==> flow/design.v <==
module vga640x480(
    input wire i_clk,            
    input wire i_pix_stb,        
    input wire i_rst,            
    output wire o_hs,            
    output wire o_vs,            
    output wire o_blanking,      
    output wire o_active,        
    output wire o_screenend,     
    output wire o_animate,       
    output wire [9:0] o_x,       
    output wire [8:0] o_y        
    );
    localparam HS_STA = 16;               
    localparam HS_END = 16 + 96;          
    localparam HA_STA = 16 + 96 + 48;     
    localparam VS_STA = 480 + 10;         
    localparam VS_END = 480 + 10 + 2;     
    localparam VA_END = 480;              
    localparam LINE   = 800;              
    localparam SCREEN = 525;              
    reg [9:0] h_count;   
    reg [9:0] v_count;   
    assign o_hs = ~((h_count >= HS_STA) & (h_count < HS_END));
    assign o_vs = ~((v_count >= VS_STA) & (v_count < VS_END));
    assign o_x = (h_count < HA_STA) ? 0 : (h_count - HA_STA);
    assign o_y = (v_count >= VA_END) ? (VA_END - 1) : (v_count);
    assign o_blanking = ((h_count < HA_STA) | (v_count > VA_END - 1));
    assign o_active = ~((h_count < HA_STA) | (v_count > VA_END - 1)); 
    assign o_screenend = ((v_count == SCREEN - 1) & (h_count == LINE));
    assign o_animate = ((v_count == VA_END - 1) & (h_count == LINE));
    always @ (posedge i_clk)
    begin
        if (i_rst)   
        begin
            h_count <= 0;
            v_count <= 0;
        end
        if (i_pix_stb)   
        begin
            if (h_count == LINE)   
            begin
                h_count <= 0;
                v_count <= v_count + 1;
            end
            else 
                h_count <= h_count + 1;
            if (v_count == SCREEN)   
                v_count <= 0;
        end
    end
endmodule
module blockRunner(
    input wire CLK,              
    input wire RST_BTN,          
    output wire VGA_HS_O,        
    output wire VGA_VS_O,        
    output reg [3:0] VGA_R,      
    output reg [3:0] VGA_G,      
    output reg [3:0] VGA_B,      
    output wire a, ba, c, d, e, f, g,
    output wire a1, ba1, c1, d1, e1, f1, g1,
    output wire a2, ba2, c2, d2, e2, f2, g2,
    output wire a3, ba3, c3, d3, e3, f3, g3,
    input SW0,
    input KEY0,
    input KEY1,
    input KEY2,
    input KEY3
    );
    wire rst = ~RST_BTN;     
    reg [15:0] cnt;
    reg pix_stb;
    always @(posedge CLK)
        if (RST_BTN == 1'b0)
            {pix_stb, cnt} <= 17'd0;
        else
            {pix_stb, cnt} <= cnt + 16'h8000;   
    wire [9:0] x;   
    wire [8:0] y;   
    vga640x480 display (
        .i_clk(CLK),
        .i_pix_stb(pix_stb),
        .i_rst(rst),
        .o_hs(VGA_HS_O),
        .o_vs(VGA_VS_O),
        .o_x(x),
        .o_y(y)
    );
   	wire backDrop, sun, moon, cloud, cloud2, cloud3;
   	assign backDrop = ((x > 0) & (y > 300) & (x < 640) & (y < 477)) ? 1 : 0;
	assign sun = ((x > 475) & (y > 50) & (x < 550) & (y < 125)) ? 1 : 0;
	assign moon = ((x > 475) & (y > 50) & (x < 550) & (y < 125)) ? 1 : 0;
	assign cloud = ((x > cloud1X) & (x < cloud1Width + cloud1X) & (y > 75) & (y < 125)) ? 1 : 0;
	assign cloud2 = ((x > cloud2X) & (x < cloud2Width + cloud2X) & (y > 100) & (y < 150)) ? 1 : 0;
	assign cloud3 = ((x > cloud3X) & (x < cloud3Width + cloud3X) & (y > 85) & (y < 135)) ? 1 : 0;
	assign star = ((x > 20) & (x < 25) & (y > 50) & (y < 55)) ? 1 : 0;
	assign star1 = ((x > 70) & (x < 75) & (y > 125) & (y < 130)) ? 1 : 0;
	assign star2 = ((x > 100) & (x < 105) & (y > 30) & (y < 35)) ? 1 : 0;
	assign star3 = ((x > 150) & (x < 155) & (y > 65) & (y < 70)) ? 1 : 0;
	assign star4 = ((x > 200) & (x < 205) & (y > 20) & (y < 25)) ? 1 : 0;
	assign star5 = ((x > 240) & (x < 245) & (y > 80) & (y < 85)) ? 1 : 0;
	assign star6 = ((x > 300) & (x < 305) & (y > 90) & (y < 95)) ? 1 : 0;
	assign star7 = ((x > 340) & (x < 345) & (y > 40) & (y < 45)) ? 1 : 0;
	assign star8 = ((x > 410) & (x < 415) & (y > 75) & (y < 80)) ? 1 : 0;
	assign star9 = ((x > 450) & (x < 455) & (y > 90) & (y < 95)) ? 1 : 0;
	assign o1left = ((x > 90) & (y > 120) & (x < 120) & (y < 250)) ? 1 : 0;
	assign o1right = ((x > 190) & (y > 120) & (x < 220) & (y < 250)) ? 1 : 0;
	assign o1top = ((x > 90) & (y > 120) & (x < 220) & (y < 150)) ? 1 : 0;
	assign o1bottom = ((x > 90) & (y > 220) & (x < 220) & (y < 250)) ? 1 : 0;
	assign o2left = ((x > 285) & (y > 120) & (x < 315) & (y < 250)) ? 1 : 0;
	assign o2right = ((x > 385 ) & (y > 120) & (x < 415) & (y < 250 )) ? 1 : 0;
	assign o2top = ((x > 285) & (y > 120) & (x < 415) & (y < 150)) ? 1 : 0;
	assign o2bottom = ((x > 285) & (y > 220) & (x < 415) & (y < 250)) ? 1 : 0;
	assign fleft = ((x > 480) & (y > 120) & (x < 510) & (y <  250)) ? 1 : 0;
	assign ftop = ((x > 490) & (y > 120) & (x < 570) & (y < 150)) ? 1 : 0;
	assign fbottom = ((x > 490) & (y > 180) & (x < 550) & (y < 210)) ? 1 : 0;
	reg[9:0] cloud1X, cloud2X, cloud3X;
	reg[9:0] cloud1Width, cloud2Width, cloud3Width;
	reg nightToggle, dayToggle;
always@(posedge CLK)
	begin
		case(s)
			menu: begin
					cloud1X <= 10'd110;
					cloud2X <= 10'd300;
					cloud3X <= 10'd10;
					cloud1Width <= 10'd100;
					cloud2Width <= 10'd100;
					cloud3Width <= 10'd90;
					nightToggle <= 1'd0;
					dayToggle <= 1'd1;
					end
			playingDay: begin
						if(countTime >= 990)
							begin
								cloud1X <= cloud1X + 3'd2;
								cloud2X <= cloud2X + 1'd1;
								cloud3X <= cloud3X + 1'd1;
							end
						if(countDayNight >= 20)
							begin
								nightToggle <= !nightToggle;
								dayToggle <= !dayToggle;
							end
						end
			playingNight: begin
						if(countTime >= 990)
							begin
								cloud1X <= cloud1X + 3'd2;
								cloud2X <= cloud2X + 1'd1;
								cloud3X <= cloud3X + 1'd1;
							end
						if(countDayNight >= 20)
							begin
								nightToggle <= !nightToggle;
								dayToggle <= !dayToggle;
							end
						end		
		endcase
	end
	reg [1:0] s;
	reg [1:0] ns;
	parameter 
		menu = 2'd0,
		lose = 2'd1,
		playingDay = 2'd2,
		playingNight = 2'd3;
always@(posedge CLK or negedge RST_BTN)
begin
	if (RST_BTN == 1'b0)
		begin
			s <= menu;
		end
	else
		begin
			s <= ns;
		end
end
always@(*)
begin
	case(s)
		menu: 	begin
				if(KEY0 == 1'b0)
				begin
					ns = playingDay;
				end
				else
					ns = menu;
				end
		playingDay: begin
				if(hit == 1'b1)
					ns = lose;
				else if(nightToggle)
					ns = playingNight;
				else
					ns = playingDay;
				end
		playingNight: begin
				if(hit == 1'b1)
					ns = lose;
				else if(dayToggle)
					ns = playingDay;
				else
					ns = playingNight;
				end
		lose: begin
				if(KEY1 == 1'b0)
					ns = menu;
				else
					ns = lose;
				end
	endcase
end
sevenSeg ones(oneOut[3], oneOut[2], oneOut[1], oneOut[0], a, ba, c, d, e, f, g);
sevenSeg tens(tenOut[3], tenOut[2], tenOut[1], tenOut[0], a1, ba1, c1, d1, e1, f1, g1);
sevenSeg hunds(hunOut[3], hunOut[2], hunOut[1], hunOut[0], a2, ba2, c2, d2, e2, f2, g2);
sevenSeg thous(thoOut[3], thoOut[2], thoOut[1], thoOut[0], a3, ba3, c3, d3, e3, f3, g3);
reg[3:0] oneCount, oneHi, oneOut;
reg[3:0] tenCount, tenHi, tenOut;
reg[3:0] hunCount, hunHi, hunOut;
reg[3:0] thoCount, thoHi, thoOut;
always@(posedge CLK)
	begin
		if(RST_BTN == 1'b0)
			begin
				oneHi <= 4'd0;
				tenHi <= 4'd0;
				hunHi <= 4'd0;
				thoHi <= 4'd0;
			end
		if(SW0 == 1'b1)
			begin
				oneOut <= oneHi;
				tenOut <= tenHi;
				hunOut <= hunHi;
				thoOut <= thoHi;
			end
		else
			begin
				oneOut <= oneCount;
				tenOut <= tenCount;
				hunOut <= hunCount;
				thoOut <= thoCount;
			end
		case(s)
			menu: begin
					oneCount <= 4'd0;
					tenCount <= 4'd0;
					hunCount <= 4'd0;
					thoCount <= 4'd0;
					end
			playingDay: begin
						if(countTime >= 1_000)
							begin
								oneCount <= oneCount + 1'd1;
								if(oneCount >= 4'd9)
									begin
										tenCount <= tenCount + 1'd1;
										oneCount <= 1'd0;
									end
								if(tenCount > 4'd9)
									begin
										hunCount <= hunCount + 1'd1;
										tenCount <= 1'd0;
									end
								if(hunCount > 4'd9)
									begin
										thoCount <= thoCount + 1'd1;
										hunCount <= 1'd0;
									end
							end
						end
				playingNight: begin
						if(countTime >= 1_000)
							begin
								oneCount <= oneCount + 1'd1;
								if(oneCount >= 4'd9)
									begin
										tenCount <= tenCount + 1'd1;
										oneCount <= 1'd0;
									end
								if(tenCount >= 4'd9)
									begin
										hunCount <= hunCount + 1'd1;
										tenCount <= 1'd0;
									end
								if(hunCount >= 4'd9)
									begin
										thoCount <= thoCount + 1'd1;
										hunCount <= 1'd0;
									end
							end
						end
				lose: begin
						if(thoCount > thoHi)
							begin
								oneHi <= oneCount;
								tenHi <= tenCount;
								hunHi <= hunCount;
								thoHi <= thoCount;
							end
						else if(thoCount == thoHi)
							begin
								if(hunCount > hunHi)
									begin
										oneHi <= oneCount;
										tenHi <= tenCount;
										hunHi <= hunCount;
										thoHi <= thoCount;
									end
								else if(hunCount == hunHi)
									begin
										if(tenCount > tenHi)
											begin
												oneHi <= oneCount;
												tenHi <= tenCount;
												hunHi <= hunCount;
												thoHi <= thoCount;
											end
										else if(tenCount == tenHi)
											begin
												if(oneCount > oneHi)
													begin
														oneHi <= oneCount;
														tenHi <= tenCount;
														hunHi <= hunCount;
														thoHi <= thoCount;
													end
											end
									end
							end
						end				
			endcase
	end
wire bg = ~(backDrop || sun || blocks[0] || blocks[1] || blocks[2] || blocks[3] || dino || cloud || cloud2 || cloud3) && (x >= 1 && x <= 639 && y >= 1 && y <= 479);
always@(*)
	begin
		case(s)
			menu: begin
						VGA_R[3] = backDrop | sun;        
						VGA_G[3] = blocks[0] | blocks[1] | blocks[3] | blocks[2] | sun;  
						VGA_B[3] = dino | bg;         
						VGA_R[2] = backDrop | sun | cloud | cloud2 | cloud3 | bg;         
						VGA_G[2] = blocks[0] | blocks[1] | blocks[3] | blocks[2] | backDrop | sun | cloud | cloud2 | cloud3 | bg;  
						VGA_B[2] = cloud | cloud2 | cloud3 | dino;         
						VGA_R[1] = backDrop | sun | cloud | cloud2 | cloud3 | bg;         
						VGA_G[1] = backDrop | sun | cloud | cloud2 | cloud3 | bg;  
						VGA_B[1] = backDrop | cloud | cloud2 | cloud3 | dino;         
						VGA_R[0] = backDrop | cloud | cloud2 | cloud3;         
						VGA_G[0] = cloud | cloud2 | cloud3;  
						VGA_B[0] = cloud | cloud2 | cloud3 | dino | bg;         
					end
			playingDay: begin
						VGA_R[3] = backDrop | sun;         
						VGA_G[3] = blocks[0] | blocks[1] | blocks[3] | blocks[2] | sun;  
						VGA_B[3] = dino | bg;         
						VGA_R[2] = backDrop | sun | cloud | cloud2 | cloud3 | bg;         
						VGA_G[2] = backDrop | blocks[0] | blocks[1] | blocks[3] | blocks[2] | sun | cloud | cloud2 | cloud3 | bg;  
						VGA_B[2] = dino | cloud | cloud2 | cloud3;         
						VGA_R[1] = backDrop | sun | cloud | cloud2 | cloud3 | bg;         
						VGA_G[1] = backDrop | sun | cloud | cloud2 | cloud3 | bg; 
						VGA_B[1] = backDrop | dino | cloud | cloud2 | cloud3;         
						VGA_R[0] = backDrop | cloud | cloud2 | cloud3;         
						VGA_G[0] = cloud | cloud2 | cloud3;  
						VGA_B[0] = dino | cloud | cloud2 | cloud3 | bg;         
					end
			playingNight: begin
						VGA_R[3] = moon | star | star1 | star2 | star3 | star4 | star5 | star6 | star7 | star8 | star9;
						VGA_G[3] = moon | star | star1 | star2 | star3 | star4 | star5 | star6 | star7 | star8 | star9 | blocks[0] | blocks[1] | blocks[3] | blocks[2];  
						VGA_B[3] = dino | moon | star | star1 | star2 | star3 | star4 | star5 | star6 | star7 | star8 | star9;         
						VGA_R[2] = backDrop | moon | cloud | cloud2 | cloud3 |star | star1 | star2 | star3 | star4 | star5 | star6 | star7 | star8 | star9;         
						VGA_G[2] = backDrop | moon | cloud | cloud2 | cloud3 | star | star1 | star2 | star3 | star4 | star5 | star6 | star7 | star8 | star9 | blocks[0] | blocks[1] | blocks[3] | blocks[2];  
						VGA_B[2] = dino | cloud | cloud2 | cloud3 | moon | star | star1 | star2 | star3 | star4 | star5 | star6 | star7 | star8 | star9;         
						VGA_R[1] = backDrop | moon | cloud | cloud2 | cloud3 | star | star1 | star2 | star3 | star4 | star5 | star6 | star7 | star8 | star9;         
						VGA_G[1] = backDrop | moon | cloud | cloud2 | cloud3 | star | star1 | star2 | star3 | star4 | star5 | star6 | star7 | star8 | star9; 
						VGA_B[1] = backDrop | dino | cloud | cloud2 | cloud3 | moon | star | star1 | star2 | star3 | star4 | star5 | star6 | star7 | star8 | star9;         
						VGA_R[0] = backDrop | cloud | cloud2 | cloud3 | moon | star | star1 | star2 | star3 | star4 | star5 | star6 | star7 | star8 | star9;         
						VGA_G[0] = cloud | cloud2 | cloud3 | moon | star | star1 | star2 | star3 | star4 | star5 | star6 | star7 | star8 | star9;  
						VGA_B[0] = dino | cloud | cloud2 | cloud3 | moon | star | star1 | star2 | star3 | star4 | star5 | star6 | star7 | star8 | star9;         
						end
			lose: begin
						VGA_R[0] = backDrop;         
						VGA_G[0] = blocks[0] | blocks[1] | blocks[3] | blocks[2];  
						VGA_B[0] = 0;         
						VGA_R[1] = backDrop | o1left | o1right | o1bottom | o1top | o2left | o2right | o2top | o2bottom | fleft | ftop | fbottom;         
						VGA_G[1] = 0;  
						VGA_B[1] = 0;        
						VGA_R[2] = backDrop;         
						VGA_G[2] = 0; 
						VGA_B[2] = 0;         
						VGA_R[3] = backDrop | o1left | o1right | o1bottom | o1top | o2left | o2right | o2top | o2bottom | fleft | ftop | fbottom;         
						VGA_G[3] = 0;  
						VGA_B[3] = 0;         
					end
		endcase
end
wire dino;
reg[9:0] dinoX;
reg[8:0] dinoY;
reg[9:0] dinoWidth;
reg[8:0] dinoHeight;
reg[1:0] direction;
reg[7:0] speedD;
reg[19:0] count;
reg[7:0] count2;
reg st_count2;
always@(posedge CLK)
	begin
		case(s)
		menu: 		begin
					dinoX <= 75;
					dinoWidth <= 15;
					dinoHeight <= 40;			
				end
		playingDay: begin
			if(KEY2 == 1'b0)  
				begin
					dinoX <= 75;
					dinoWidth <= 15;
					dinoHeight <= 20;
					speedD <= 2;
				end
			else 
				begin
					dinoX <= 75;
					dinoWidth <= 15;
					dinoHeight <= 40;
					speedD <= 2;
				end
			end
		playingNight: begin
			if(KEY2 == 1'b0)  
				begin
					dinoX <= 75;
					dinoWidth <= 15;
					dinoHeight <= 20;
					speedD <= 2;
				end
			else 
				begin
					dinoX <= 75;
					dinoWidth <= 15;
					dinoHeight <= 40;
					speedD <= 2;
				end
			end
		endcase
	end
always@(posedge CLK)
	begin
		if(RST_BTN == 1'b0)
			begin
				count <= 20'd0;
				count2 <= 8'd0;
				st_count2 <= 1'b0;
			end
		else
		begin
		if(count == 20'd5000)
			begin
				count <= 20'd0;
			end
		else
			begin
				count <= count + 20'd1;
			end
		if (st_count2 == 1'b1)
			begin
				if (count2 <= 8'd90)
					begin
						if (count == 20'd5000)
							begin
								count2 <= count2 + 1'b1;
							end
					end
				else
					begin
						st_count2 <= 1'b0;
						count2 <= 8'd0;
					end
			end
		case(s)
			playingDay: begin
						if(KEY3 == 1'b0)
							begin
								st_count2 <= 1'b1;
							end
						else if(KEY2 == 1'b0 && st_count2 == 1'b1)
							begin
								count2 <= 8'd90;
							end
						end
			playingNight: begin
						if(KEY3 == 1'b0)
							begin
								st_count2 <= 1'b1;
							end
						else if(KEY2 == 1'b0 && st_count2 == 1'b1)
							begin
								count2 <= 8'd90;
							end
						end
		endcase
		end
end
assign dino = ((x > dinoX) & (x < dinoWidth + dinoX) & (y > dinoY) & (y < dinoHeight + dinoY)) ? 1 : 0;
always@(posedge CLK)
	begin
		case(s)
			menu: begin
					dinoY <= 260;
					direction <= 2'd3;
					end
			playingDay: begin
					if(count == 20'd5000)  
						begin
							if(direction == 2'b1)
								begin
									dinoY <= dinoY - speedD;
								end
							else if(direction == 2'd2)
								begin
									dinoY <= dinoY + speedD;
								end
							else if (direction == 2'd3)
								begin
									dinoY <= dinoY;
								end
							if(count2 > 8'd0 && count2 <= 8'd45)
								begin
									direction <= 2'b1;
								end
							else if(count2 >= 8'd45 && count2 <= 8'd90)
								begin
									direction <= 2'd2;
								end
							else if(count2 == 8'd0)
								begin
									direction <= 2'd3;
								end
							end
							else if(KEY2 == 1'b0  && (count2 >= 90 || count2 == 0))  
								begin
									dinoY <= 280;
								end
							else if(count2 >= 90 || count2 == 0)
								begin
									dinoY <= 260;
								end
						end
			playingNight: begin
					if(count == 20'd5000)  
						begin
							if(direction == 2'b1)
								begin
									dinoY <= dinoY - speedD;
								end
							else if(direction == 2'd2)
								begin
									dinoY <= dinoY + speedD;
								end
							else if (direction == 2'd3)
								begin
									dinoY <= dinoY;
								end
							if(count2 > 8'd0 && count2 <= 8'd45)
								begin
									direction <= 2'b1;
								end
							else if(count2 >= 8'd45 && count2 <= 8'd90)
								begin
									direction <= 2'd2;
								end
							else if(count2 == 8'd0)
								begin
									direction <= 2'd3;
								end
							end
							else if(KEY2 == 1'b0  && (count2 >= 90 || count2 == 0))
								begin
									dinoY <= 280;
								end
							else if(count2 >= 90 || count2 == 0)
								begin
									dinoY <= 260;
								end
					end
		endcase
end
	randomBlock randGen(CLK, rstRand, rstSeed, seed, ranHeight, ranWidth, ranY);
	reg rstRand;
	wire[3:0] blocks;
	reg[9:0] b1X, b2X, b3X, b4X;
	reg[8:0] b1Y, b2Y, b3Y, b4Y;
	wire[8:0] ranY;
	reg[9:0] b1Width, b2Width, b3Width, b4Width;
	wire[8:0] ranWidth;
	reg[8:0] b1Height, b2Height, b3Height, b4Height;
	wire[8:0] ranHeight;
	reg[7:0] speedB;
	reg[19:0] countB1, countB2;
	reg[25:0] countTime;
	reg[5:0] countTime2, countDayNight;
	assign blocks[0] = ((x > b1X) & (x < b1Width + b1X) & (y > b1Y) & (y < b1Height + b1Y)) ? 1 : 0;
	assign blocks[1] = ((x > b2X) & (x < b2Width + b2X) & (y > b2Y) & (y < b2Height + b2Y)) ? 1 : 0;
	assign blocks[2] = ((x > b3X) & (x < b3Width + b3X) & (y > b3Y) & (y < b3Height + b3Y)) ? 1 : 0;
	assign blocks[3] = ((x > b4X) & (x < b4Width + b4X) & (y > b4Y) & (y < b4Height + b4Y)) ? 1 : 0;
always@(posedge CLK) 
	begin
		if(RST_BTN == 1'b0)
			begin
				countTime <= 26'd0;
				countB1 <= 20'd0;
			end
		case(s)
			menu: begin
				b1Width <= 20;
				b2Width <= 20;
				b3Width <= 20;
				b4Width <= 25;
				b1Height <= 20;
				b2Height <= 40;
				b3Height <= 30;
				b4Height <= 10;
				b1Y <= 280;
				b2Y <= 260;
				b3Y <= 270;
				b4Y <= 260;
				b1X <= 10;
				b2X <= 690;
				b3X <= 460;
				b4X <= 230;
				speedB <= 1;
				countTime2 <= 1'd0;
				countDayNight <= 1'd0;
				rstRand <= 1'b0;
				end
			playingDay:	begin
					rstRand <= 1'b1;				
					if(blocks[0] == 1'b1 && (b1X < 1 || b1X > 679))
						begin
							b2Width <= ranWidth;
							b2Height <= ranHeight;
							b2Y <= ranY;
						end
					if(blocks[1] == 1'b1 && (b2X < 1 || b2X > 679))
						begin
							b3Width <= ranWidth;
							b3Height <= ranHeight;
							b3Y <= ranY;
						end
					if(blocks[2] == 1'b1 && (b3X < 1 || b3X > 679))
						begin
							b4Width <= ranWidth;
							b4Height <= ranHeight;
							b4Y <= ranY;
						end
					if(blocks[3] == 1'b1 && (b4X < 1 || b4X > 679))
						begin
							b1Width <= ranWidth;
							b1Height <= ranHeight;
							b1Y <= ranY;
						end
					countTime <= countTime + 1'd1;
					countB1 <= countB1 + 1'd1;
					if(countB1 == 20'd5000)
						begin
							b1X <= b1X - speedB;
							b2X <= b2X - speedB;
							b3X <= b3X - speedB;
							b4X <= b4X - speedB;
							countB1 <= 20'd0;
						end
					if(countTime >= 1_000)
						begin
							countTime <= 0;
							countTime2 <= countTime2 + 1'd1;
							countDayNight <= countDayNight + 1'd1;
						end
					if(countTime2 >= 5'd30 && speedB <= 5'd3)
						begin
							speedB <= speedB + 1'd1;
							countTime2 <= 1'd0;
						end
					if(countDayNight >= 5'd20)
						begin
							countDayNight <= 5'd0;
						end
				end
			playingNight:	begin
					rstRand <= 1'b1;
					if(blocks[0] == 1'b1 && (b1X < 1 || b1X > 679))
						begin
							b1Width <= ranWidth;
							b1Height <= ranHeight;
							b1Y <= ranY;
						end
					if(blocks[1] == 1'b1 && (b2X < 1 || b2X > 679))
						begin
							b2Width <= ranWidth;
							b2Height <= ranHeight;
							b2Y <= ranY;
						end
					if(blocks[2] == 1'b1 && (b3X < 1 || b3X > 679))
						begin
							b3Width <= ranWidth;
							b3Height <= ranHeight;
							b3Y <= ranY;
						end
					if(blocks[3] == 1'b1 && (b4X < 1 || b4X > 679))
						begin
							b4Width <= ranWidth;
							b4Height <= ranHeight;
							b4Y <= ranY;
						end
					countTime <= countTime + 1'd1;
					countB1 <= countB1 + 1'd1;
					if(countB1 == 20'd5000)
						begin
							b1X <= b1X - speedB;
							b2X <= b2X - speedB;
							b3X <= b3X - speedB;
							b4X <= b4X - speedB;
							countB1 <= 20'd0;
						end
					if(countTime >= 1_000)
						begin
							countTime <= 0;
							countTime2 <= countTime2 + 1'd1;
							countDayNight <= countDayNight + 1'd1;
						end
					if(countTime2 >= 5'd30 && speedB <= 5'd3)
						begin
							speedB <= speedB + 1'd1;
							countTime2 <= 1'd0;
						end
					if(countDayNight >= 5'd20)
						begin
							countDayNight <= 5'd0;
						end
				end
		endcase
	end
reg[2:0] seedCount, seed;
reg rstSeed;
always@(posedge CLK)
	begin
		case(s)
			menu: begin
					rstSeed <= 1'b1;
					seedCount <= 1'b0;
					end
			playingDay: begin
							rstSeed <= 1'b1;
							seedCount <= seedCount + 1'd1;
							if(seedCount >= 3'd8)
								begin
									seedCount <= 3'd0;
								end
							if(KEY3 == 1'b0 || KEY2 == 1'b0)
								begin
									rstSeed <= 1'b0;
									seed <= seedCount;
								end
							end
			playingNight: begin
							rstSeed <= 1'b1;
							seedCount <= seedCount + 1'd1;
							if(seedCount >= 3'd8)
								begin
									seedCount <= 3'd0;
								end
							if(KEY3 == 1'b0 || KEY2 == 1'b0)
								begin
									rstSeed <= 1'b0;
									seed <= seedCount;
								end
							end
		endcase
	end
wire hit;
assign hit = ((dino && blocks[0]) || (dino && blocks[1]) || (dino && blocks[3]) || (dino && blocks[2]));
endmodule
module sevenSeg(a, b, c, d, o1, o2, o3, o4, o5, o6, o7);
	input a, b, c, d; 
	output o1, o2, o3, o4, o5, o6, o7;
	assign o1 =~((~b&~d) | (~a&c) | (b&c) | (a&~d) | (~a&b&d) | (a&~b&~c));
	assign o2 =~((~a&~b) | (~b&~d) | (~a&~c&~d) | (~a&c&d) | (a&~c&d));
	assign o3 =~((~a&~c) | (~a&d) | (~c&d) | (~a&b) | (a&~b));
	assign o4 =~((~a&~b&~d) | (~b&c&d) | (b&~c&d) | (b&c&~d) | (a&~c&~d));
	assign o5 =~((~b&~d) | (c&~d) | (a&c) | (a&b));
	assign o6 =~((~c&~d) | (b&~d) | (a&~b) | (a&c) | (~a&b&~c));
	assign o7 =~((~b&c) | (c&~d) | (a&~b) | (a&d) | (~a&b&~c));
endmodule 
module linearFeedShiftReg(
input clk, rst, rstSeed,
input[2:0] seed,
output reg[2:0] out
);
always@(posedge clk)
	begin
		if(rst == 1'b0)
			out <= seed;
		else
			out <= {out[1]^out[2], out[2:0]};
	end
endmodule
module randomBlock(
input clk, rst, rstSeed,
input[2:0] seed,
output reg[5:0] height, width,
output reg[8:0] yVal
);
reg[2:0] S, NS;
wire[2:0] out;
linearFeedShiftReg regboi(clk, rstSeed, seed, out);
parameter
	blockT1 = 3'b000,
	blockT2 = 3'b001,
	blockT3 = 3'b010,
	blockT4 = 3'b011,
	blockT5 = 3'b100,
	blockT6 = 3'b101,
	blockT7 = 3'b110,
	blockT8 = 3'b111;
always@(posedge clk or negedge rst)
	begin
		if(rst == 1'b0)
			S <= blockT1;
		else
			S <= NS;
	end
always@(posedge clk)
	begin
		case(S)
			blockT1: begin
						height <= 6'd20;
						width <= 6'd20;
						yVal <= 9'd280;
						NS <= blockT2;
						end
			blockT2: begin
						height <= 6'd40;
						width <= 6'd15;
						yVal <= 9'd260;
						NS <= blockT3;
						end
			blockT3: begin
						height <= 6'd30;
						width <= 6'd10;
						yVal <= 9'd270;
						NS <= blockT4;
						end
			blockT4: begin
						height <= 6'd40;
						width <= 6'd20;
						yVal <= 9'd260;
						NS <= blockT5;
						end
			blockT5: begin
						height <= 6'd35;
						width <= 6'd20;
						yVal <= 9'd265;
						NS <= blockT6;
						end
			blockT6: begin
						height <= 6'd10;
						width <= 6'd25;
						yVal <= 9'd270;
						NS <= blockT7;
						end
			blockT7: begin
						height <= 6'd10;
						width <= 6'd25;
						yVal <= 9'd280;
						NS <= blockT8;
						end
			blockT8: begin
						height <= 6'd10;
						width <= 6'd25;
						yVal <= 9'd260;
						NS <= blockT1;
						end
			default: NS <= out;
		endcase
	end
endmodule
# --- Step by step through the tools: blockRunner ---
# Each step is given for the RTL above and for the edited RTL.
# "orig" refers to lines of the RTL above, "edited" to lines of the edited file.
# "delta": "edited" minus "orig" as printed here.
# Operators carry their Yosys type and port widths (W data, S select, Z words).
# Library cell names are shortened.
inputs:
  top_module: "blockRunner"
  clock: "CLK"
  lib: "sky130hd"
  corner: "tt_025C_1v80"

# --- The edit ---
# The edit as a unified diff against the file above.
# This change comes from a script, not from a designer. No optimisation was intended, and the edited design may behave differently.
# begin of diff
@@ -112,5 +112,5 @@
 	assign o2right = ((x > 385 ) & (y > 120) & (x < 415) & (y < 250 )) ? 1 : 0;
 	assign o2top = ((x > 285) & (y > 120) & (x < 415) & (y < 150)) ? 1 : 0;
-	assign o2bottom = ((x > 285) & (y > 220) & (x < 415) & (y < 250)) ? 1 : 0;
+	assign o2bottom = ((x == 285) & (y > 220) & (x < 415) & (y < 250)) ? 1 : 0;
 	assign fleft = ((x > 480) & (y > 120) & (x < 510) & (y <  250)) ? 1 : 0;
 	assign ftop = ((x > 490) & (y > 120) & (x < 570) & (y < 150)) ? 1 : 0;
# end of diff

# --- Word level ---
# Counts by Yosys on the flattened word-level netlist (proc, flatten, opt, wreduce; memories kept). Register bits leave out memories and registers merged into their read ports (data or address). Print and check cells are left out.
# Memory sizes are those after Yosys's memory passes, which may raise the word count (mostly to a power of two), join words into wider ones and drop unused or constant bits.
op_classes:
  columns: ["item", "orig", "edited", "delta"]
  rows:
  - ["n_addsub", 36, 36, 0]
  - ["n_cmp", 129, 129, 0]
  - ["eq_ne", 39, 40, 1]
  - ["muxes", 200, 200, 0]
  - ["n_logic", 509, 509, 0]
  - ["n_reduce_logical", 59, 59, 0]
op_table:
  columns: ["operator", "orig", "edited", "delta"]
  rows:
  - ["$eq A10 B9 Y1 const B", 0, 1, 1]
  - ["$or A1 B1 Y1", 247, 247, 0]
  - ["$and A1 B1 Y1", 213, 213, 0]
  - ["$mux W4", 57, 57, 0]
  - ["$not A1 Y1", 49, 49, 0]
  - ["$mux W1", 40, 40, 0]
  - ["$mux W10", 19, 19, 0]
  - ["$logic_and A1 B1 Y1", 17, 17, 0]
  - ["$logic_or A1 B1 Y1", 17, 17, 0]
  - ["$mux W9", 14, 14, 0]
  - ["$ne A2 B2 Y1 const B", 12, 12, 0]
  - ["$gt A10 B9 Y1 const B", 9, 9, 0]
  - ["$gt A9 B7 Y1 const B", 8, 8, 0]
  - ["$pmux W1 S3", 8, 8, 0]
  - ["$pmux W9 S3", 8, 8, 0]
  - ["$gt A10 B10 Y1", 7, 7, 0]
  - ["$lt A10 B10 Y1", 7, 7, 0]
  - ["$lt A10 B9 Y1 const B", 7, 7, 0]
  - ["$mux W2", 7, 7, 0]
  - ["$mux W8", 7, 7, 0]
  - ["$ne A2 B1 Y1 const B", 7, 7, 0]
  - ["$pmux W10 S2", 7, 7, 0]
  - ["$reduce_and A2 Y1", 7, 7, 0]
  - ["$reduce_and A3 Y1", 7, 7, 0]
  - ["$add A9 B9 Y9", 5, 5, 0]
  - ["$gt A9 B9 Y1", 5, 5, 0]
  - ["$lt A10 B7 Y1 const B", 5, 5, 0]
  - ["$lt A10 B8 Y1 const B", 5, 5, 0]
# The list need not be complete.
word_totals:
  columns: ["item", "orig", "edited", "delta"]
  rows:
  - ["regBits", 405, 405, 0]
  - ["romBits", 152, 152, 0]
  - ["clocked_rd_ports_x_width", 19, 19, 0]
  - ["n_memories", 1, 1, 0]
  - ["wordCells", 1026, 1027, 1]
memory_table:
  columns: ["item", "orig", "edited"]
  rows:
  - ["memory_list", "8 x 19 bit 1R0W", "8 x 19 bit 1R0W"]

# --- Depth ---
# Depth = most cells in a row (Yosys ltp): at word level without a register or memory, in the mapped netlist without a sequential cell, where the memories' decode and read muxes count.
depth:
  columns: ["item", "orig", "edited", "delta"]
  rows:
  - ["depth_word", 26, 26, 0]
  - ["ABC_AREA", "0", "0", null]
  - ["ltp_mapped", 20, 18, -2]

# --- Synthesis result ---
# The flow's flattened synthesis, as Yosys stat reports it; memories are mapped. The netlist is that of the ABC_AREA named above (0 if unset); the other value can give another one.
synth_totals:
  columns: ["item", "orig", "edited", "delta"]
  rows:
  - ["mapped_cells", 2824, 2832, 8]
  - ["yosys_area_um2", 25356.8, 25709.7, 352.9]
  - ["seqArea_um2", 9014.9, 9014.9, 0.0]
  - ["ffs", 332, 332, 0]
  - ["buffers", 99, 107, 8]
by_type:
  columns: ["cell_type", "orig", "edited", "delta"]
  rows:
  - ["clkbuf_1", 79, 66, -13]
  - ["inv_1", 256, 244, -12]
  - ["a21o_1", 41, 51, 10]
  - ["a21oi_1", 165, 174, 9]
  - ["a21boi_0", 15, 7, -8]
  - ["buf_2", 13, 21, 8]
  - ["o21ai_0", 160, 153, -7]
  - ["or3_1", 21, 14, -7]
  - ["o311ai_0", 10, 3, -7]
  - ["and4_1", 7, 14, 7]
  - ["buf_4", 1, 8, 7]
  - ["nor2_1", 277, 271, -6]
  - ["nand3_1", 90, 96, 6]
  - ["maj3_1", 15, 9, -6]
  - ["a2111oi_0", 13, 7, -6]
  - ["a211o_1", 12, 6, -6]
  - ["a221oi_1", 11, 5, -6]
  - ["o21ai_1", 2, 8, 6]
# The list need not be complete.
# The figures by module come from a second, unflattened synthesis with its own total; it is not the netlist above.
unflattened:
  columns: ["item", "orig", "edited", "delta"]
  rows:
  - ["hier_cells", 2887, 2877, -10]
  - ["area_unflattened_um2", 27018.4, 27079.7, 61.3]
# Each row is one instance without its submodules.
by_module_orig:
  columns: ["module", "instances", "n_cells", "mod_area_um2"]
  rows:
  - ["blockRunner", 1, 2527, 23905.4]
  - ["vga640x480", 1, 177, 1498.9]
  - ["sevenSeg", 4, 32, 230.2]
  - ["randomBlock", 1, 55, 693.2]
by_module_edited:
  columns: ["module", "instances", "n_cells", "mod_area_um2"]
  rows:
  - ["blockRunner", 1, 2515, 23985.5]
  - ["vga640x480", 1, 179, 1480.2]
  - ["sevenSeg", 4, 32, 230.2]
  - ["randomBlock", 1, 55, 693.2]

# --- Worst setup path after synthesis ---
# OpenSTA on the mapped netlist: ideal clock, no wires. The path of least setup slack (recovery checks aside). Input and output delay are each 20% of the period. Register names are those of the netlist, which keeps one name where synthesis merged equal registers.
synth_timing:
  columns: ["item", "orig", "edited", "delta"]
  rows:
  - ["path_kind", "flip-flop to output port", "flip-flop to output port", null]
  - ["start", "register display.h_count[5]", "register display.h_count[6]", null]
  - ["end", "output VGA_R[2]", "output VGA_B[0]", null]
  - ["period_ns", 10.0, 10.0, 0.0]
  - ["output_delay_ns", 2.000, 2.000, 0.000]
  - ["t_first_pin_ns", 0.000, 0.000, 0.000]
  - ["arrival_time_ns", 4.664, 4.151, -0.513]
  - ["required_time_ns", 8.000, 8.000, 0.000]
  - ["slack_ns", 3.336, 3.849, 0.513]
  - ["delay_ns", 4.664, 4.151, -0.513]
  - ["path_stages", 19, 18, -1]
  - ["path_buffers", 5, 3, -2]
  - ["synth_period_reached_ns", 6.664, 6.151, -0.513]
# "delay_ns" = arrival - input delay + setup time.
# A path that ends at an output port has no setup time.
# "path_stages": output pins that drive a net of the path, with the launching flip-flop's if there is one; two outputs of one cell count as two.
# "synth_period_reached_ns" is the clock period less the worst setup slack; recovery checks do not enter. This is arithmetic on one report: input and output delays are still those of the set period (20% each).
# The rows between start and end are the longest chain of elaborated cells between them; the timing report does not say that the signal goes this way. Where chains are equally long, one stands for them.
# Each line given opens the expression or statement behind the cell; cells for indexed reads and writes are added by Yosys, which also makes memories of some case tables.
# A register here has more assigning lines than the two given.
synth_between_orig:
  path_cell_list: "edfxtp_1 > buf_2 > clkbuf_1 > buf_1 > inv_1 > ha_1 > clkbuf_1 > buf_2 > nand2_1 > o2bb2ai_1 > ha_1 > nand4_1 > nor2_1 > a2111o_1 > a2111oi_0 > a311oi_4 > nor3b_2 > o21a_1 > o21ai_0"
  elab_chain_len: 22
  cells_between: 155
synth_rtl_orig:
  columns: ["item", "line_no", "rtl"]
  rows:
  - ["from (decl)", 22, "reg [9:0] h_count;"]
  - ["from (assign)", 36, "h_count <= 0;"]
  - ["from (assign)", 47, "h_count <= h_count + 1;"]
  - ["$lt A10 B8 Y1", 26, "assign o_x = (h_count < HA_STA) ? 0 : (h_count - HA_STA);"]
  - ["$mux W10", 26, null]
  - ["$gt A10 B1 Y1", 91, "assign backDrop = ((x > 0) & (y > 300) & (x < 640) & (y < 477)) ? 1 : 0;"]
  - ["$and A1 B1 Y1 (3 in a row)", 91, null]
  - ["$mux W1", 91, null]
  - ["$or A1 B1 Y1 (14 in a row)", 372, "VGA_R[2] = backDrop | moon | cloud | cloud2 | cloud3 |star | star1 | star2 | star3 | star4 | star5 | star6 | s ..."]
  - ["$pmux W1 S3", 339, "case(s)"]
  - ["to (decl)", 58, "output reg [3:0] VGA_R,"]
synth_between_edited:
  path_cell_list: "edfxtp_1 > buf_2 > clkbuf_1 > inv_1 > ha_1 > clkbuf_1 > nand2_1 > o2bb2ai_1 > ha_1 > a21o_1 > a21o_1 > a211o_1 > a221o_1 > o2111ai_1 > and3_1 > nand3_1 > nor4_2 > o21a_1"
  elab_chain_len: 22
  cells_between: 159
synth_rtl_edited:
  columns: ["item", "line_no", "rtl"]
  rows:
  - ["from (decl)", 22, "reg [9:0] h_count;"]
  - ["from (assign)", 36, "h_count <= 0;"]
  - ["from (assign)", 47, "h_count <= h_count + 1;"]
  - ["$lt A10 B8 Y1", 26, "assign o_x = (h_count < HA_STA) ? 0 : (h_count - HA_STA);"]
  - ["$mux W10", 26, null]
  - ["$gt A10 B7 Y1", 507, "assign dino = ((x > dinoX) & (x < dinoWidth + dinoX) & (y > dinoY) & (y < dinoHeight + dinoY)) ? 1 : 0;"]
  - ["$and A1 B1 Y1 (3 in a row)", 507, null]
  - ["$mux W1", 507, null]
  - ["$or A1 B1 Y1 (14 in a row)", 380, "VGA_B[0] = dino | cloud | cloud2 | cloud3 | moon | star | star1 | star2 | star3 | star4 | star5 | star6 | star ..."]
  - ["$pmux W1 S4", 339, "case(s)"]
  - ["to (decl)", 60, "output reg [3:0] VGA_B,"]

# --- Path in the finished layout ---
# Path of least setup slack in the final report of the runs of pair 1 (OpenROAD, finished layout, wires in). Where an end is a register, its clock arrival counts in the times.
layout_timing:
  columns: ["item", "orig", "edited", "delta"]
  rows:
  - ["path_kind", "flip-flop to output port", "flip-flop to output port", null]
  - ["start", "register display.h_count[5]", "register display.h_count[6]", null]
  - ["end", "output VGA_B[0]", "output VGA_B[3]", null]
  - ["period_ns", 10.0, 10.0, 0.0]
  - ["output_delay_ns", 2.00, 2.00, 0.00]
  - ["t_first_pin_ns", 0.58, 0.57, -0.01]
  - ["arrival_time_ns", 6.21, 5.67, -0.54]
  - ["required_time_ns", 8.00, 8.00, 0.00]
  - ["slack_ns", 1.79, 2.33, 0.54]
  - ["path_stages", 15, 17, 2]
  - ["path_buffers", 1, 2, 1]
# The rows between start and end are the longest chain of elaborated cells between them; the timing report does not say that the signal goes this way. Where chains are equally long, one stands for them.
# A register here has more assigning lines than the two given.
layout_between_orig:
  path_cell_list: "edfxtp_1 > o21ai_1 > nand2_1 > and2_1 > ha_1 > nor2_1 > nor2_1 > maj3_1 > o32ai_1 > a2111oi_0 > a311oi_4 > nor3b_2 > nand4bb_1 > a41oi_1 > clkdlybuf4s50_1"
  elab_chain_len: 22
  cells_between: 159
layout_rtl_orig:
  columns: ["item", "line_no", "rtl"]
  rows:
  - ["from (decl)", 22, "reg [9:0] h_count;"]
  - ["from (assign)", 36, "h_count <= 0;"]
  - ["from (assign)", 47, "h_count <= h_count + 1;"]
  - ["$lt A10 B8 Y1", 26, "assign o_x = (h_count < HA_STA) ? 0 : (h_count - HA_STA);"]
  - ["$mux W10", 26, null]
  - ["$gt A10 B7 Y1", 507, "assign dino = ((x > dinoX) & (x < dinoWidth + dinoX) & (y > dinoY) & (y < dinoHeight + dinoY)) ? 1 : 0;"]
  - ["$and A1 B1 Y1 (3 in a row)", 507, null]
  - ["$mux W1", 507, null]
  - ["$or A1 B1 Y1 (14 in a row)", 380, "VGA_B[0] = dino | cloud | cloud2 | cloud3 | moon | star | star1 | star2 | star3 | star4 | star5 | star6 | star ..."]
  - ["$pmux W1 S4", 339, "case(s)"]
  - ["to (decl)", 60, "output reg [3:0] VGA_B,"]
layout_between_edited:
  path_cell_list: "edfxtp_1 > inv_1 > ha_1 > nand2_1 > o2bb2ai_1 > buf_4 > ha_1 > a21o_1 > a21o_1 > a211o_1 > a221o_1 > o2111ai_1 > and3_1 > nand3_1 > nor4_2 > o31a_1 > clkdlybuf4s50_1"
  elab_chain_len: 20
  cells_between: 152
layout_rtl_edited:
  columns: ["item", "line_no", "rtl"]
  rows:
  - ["from (decl)", 22, "reg [9:0] h_count;"]
  - ["from (assign)", 36, "h_count <= 0;"]
  - ["from (assign)", 47, "h_count <= h_count + 1;"]
  - ["$lt A10 B8 Y1", 26, "assign o_x = (h_count < HA_STA) ? 0 : (h_count - HA_STA);"]
  - ["$mux W10", 26, null]
  - ["$gt A10 B1 Y1", 91, "assign backDrop = ((x > 0) & (y > 300) & (x < 640) & (y < 477)) ? 1 : 0;"]
  - ["$and A1 B1 Y1 (3 in a row)", 91, null]
  - ["$mux W1", 91, null]
  - ["$logic_or A1 B1 Y1 (9 in a row)", 336, "wire bg = ~(backDrop || sun || blocks[0] || blocks[1] || blocks[2] || blocks[3] || dino || cloud || cloud2 || ..."]
  - ["$not A1 Y1", 336, null]
  - ["$logic_and A1 B1 Y1", 336, null]
  - ["$or A1 B1 Y1", 357, "VGA_B[3] = dino | bg;"]
  - ["$pmux W1 S3", 339, "case(s)"]
  - ["to (decl)", 60, "output reg [3:0] VGA_B,"]

# --- Layout results ---
# Runs of the flow (Yosys, OpenROAD) on both versions; the two runs of a pair have the same settings. The constraints put input and output delay at 20% of the set period each and load the outputs with 0.01 pF.
settings_pair_1:
  CORE_UTILIZATION: 40
  period_ns: 10.0
  CAP_MARGIN: 20
  CORE_MARGIN: 2
  SLEW_MARGIN: 20
measured_pair_1:
  columns: ["item", "orig", "edited", "delta"]
  rows:
  - ["synth_chip_area_um2", 25356.8, 25709.7, 352.9]
  - ["total_die_area_um2", 65420.9, 66319.1, 898.2]
  - ["cell_area_final_um2", 28220.8, 28461.0, 240.2]
  - ["fin_util_pct", 44.9, 45.0, 0.1]
  - ["final_setup_ws_ns", 1.794, 2.329, 0.535]
  - ["timing.setup.tns_ns", 0.000, 0.000, 0.000]
  - ["totalPower_mw", 7.888, 7.790, -0.098]
settings_pair_2:
  CAP_MARGIN: 20
  CELL_PAD_IN_SITES_DETAIL_PLACEMENT: 0
  CORE_MARGIN: 2
  CORE_UTILIZATION: 64
  GPL_ROUTABILITY_DRIVEN: 1
  MAX_ROUTING_LAYER: "met4"
  PLACE_DENSITY_LB_ADDON: 0.1
  SLEW_MARGIN: 30
  period_ns: 5.77
measured_pair_2:
  columns: ["item", "orig", "edited", "delta"]
  rows:
  - ["synth_chip_area_um2", 25356.8, 25709.7, 352.9]
  - ["total_die_area_um2", 41227.3, 41789.6, 562.3]
  - ["cell_area_final_um2", 28548.6, 28782.6, 234.0]
  - ["fin_util_pct", 73.4, 72.4, -1.0]
  - ["final_setup_ws_ns", -0.045, -0.002, 0.043]
  - ["timing.setup.tns_ns", -0.192, -0.002, 0.190]
  - ["totalPower_mw", 13.687, 13.626, -0.061]
# By "totalPower_mw" is meant OpenSTA's value without simulated activity: inputs other than the clock are taken to toggle once in ten clock periods, and the tool carries that through the logic.
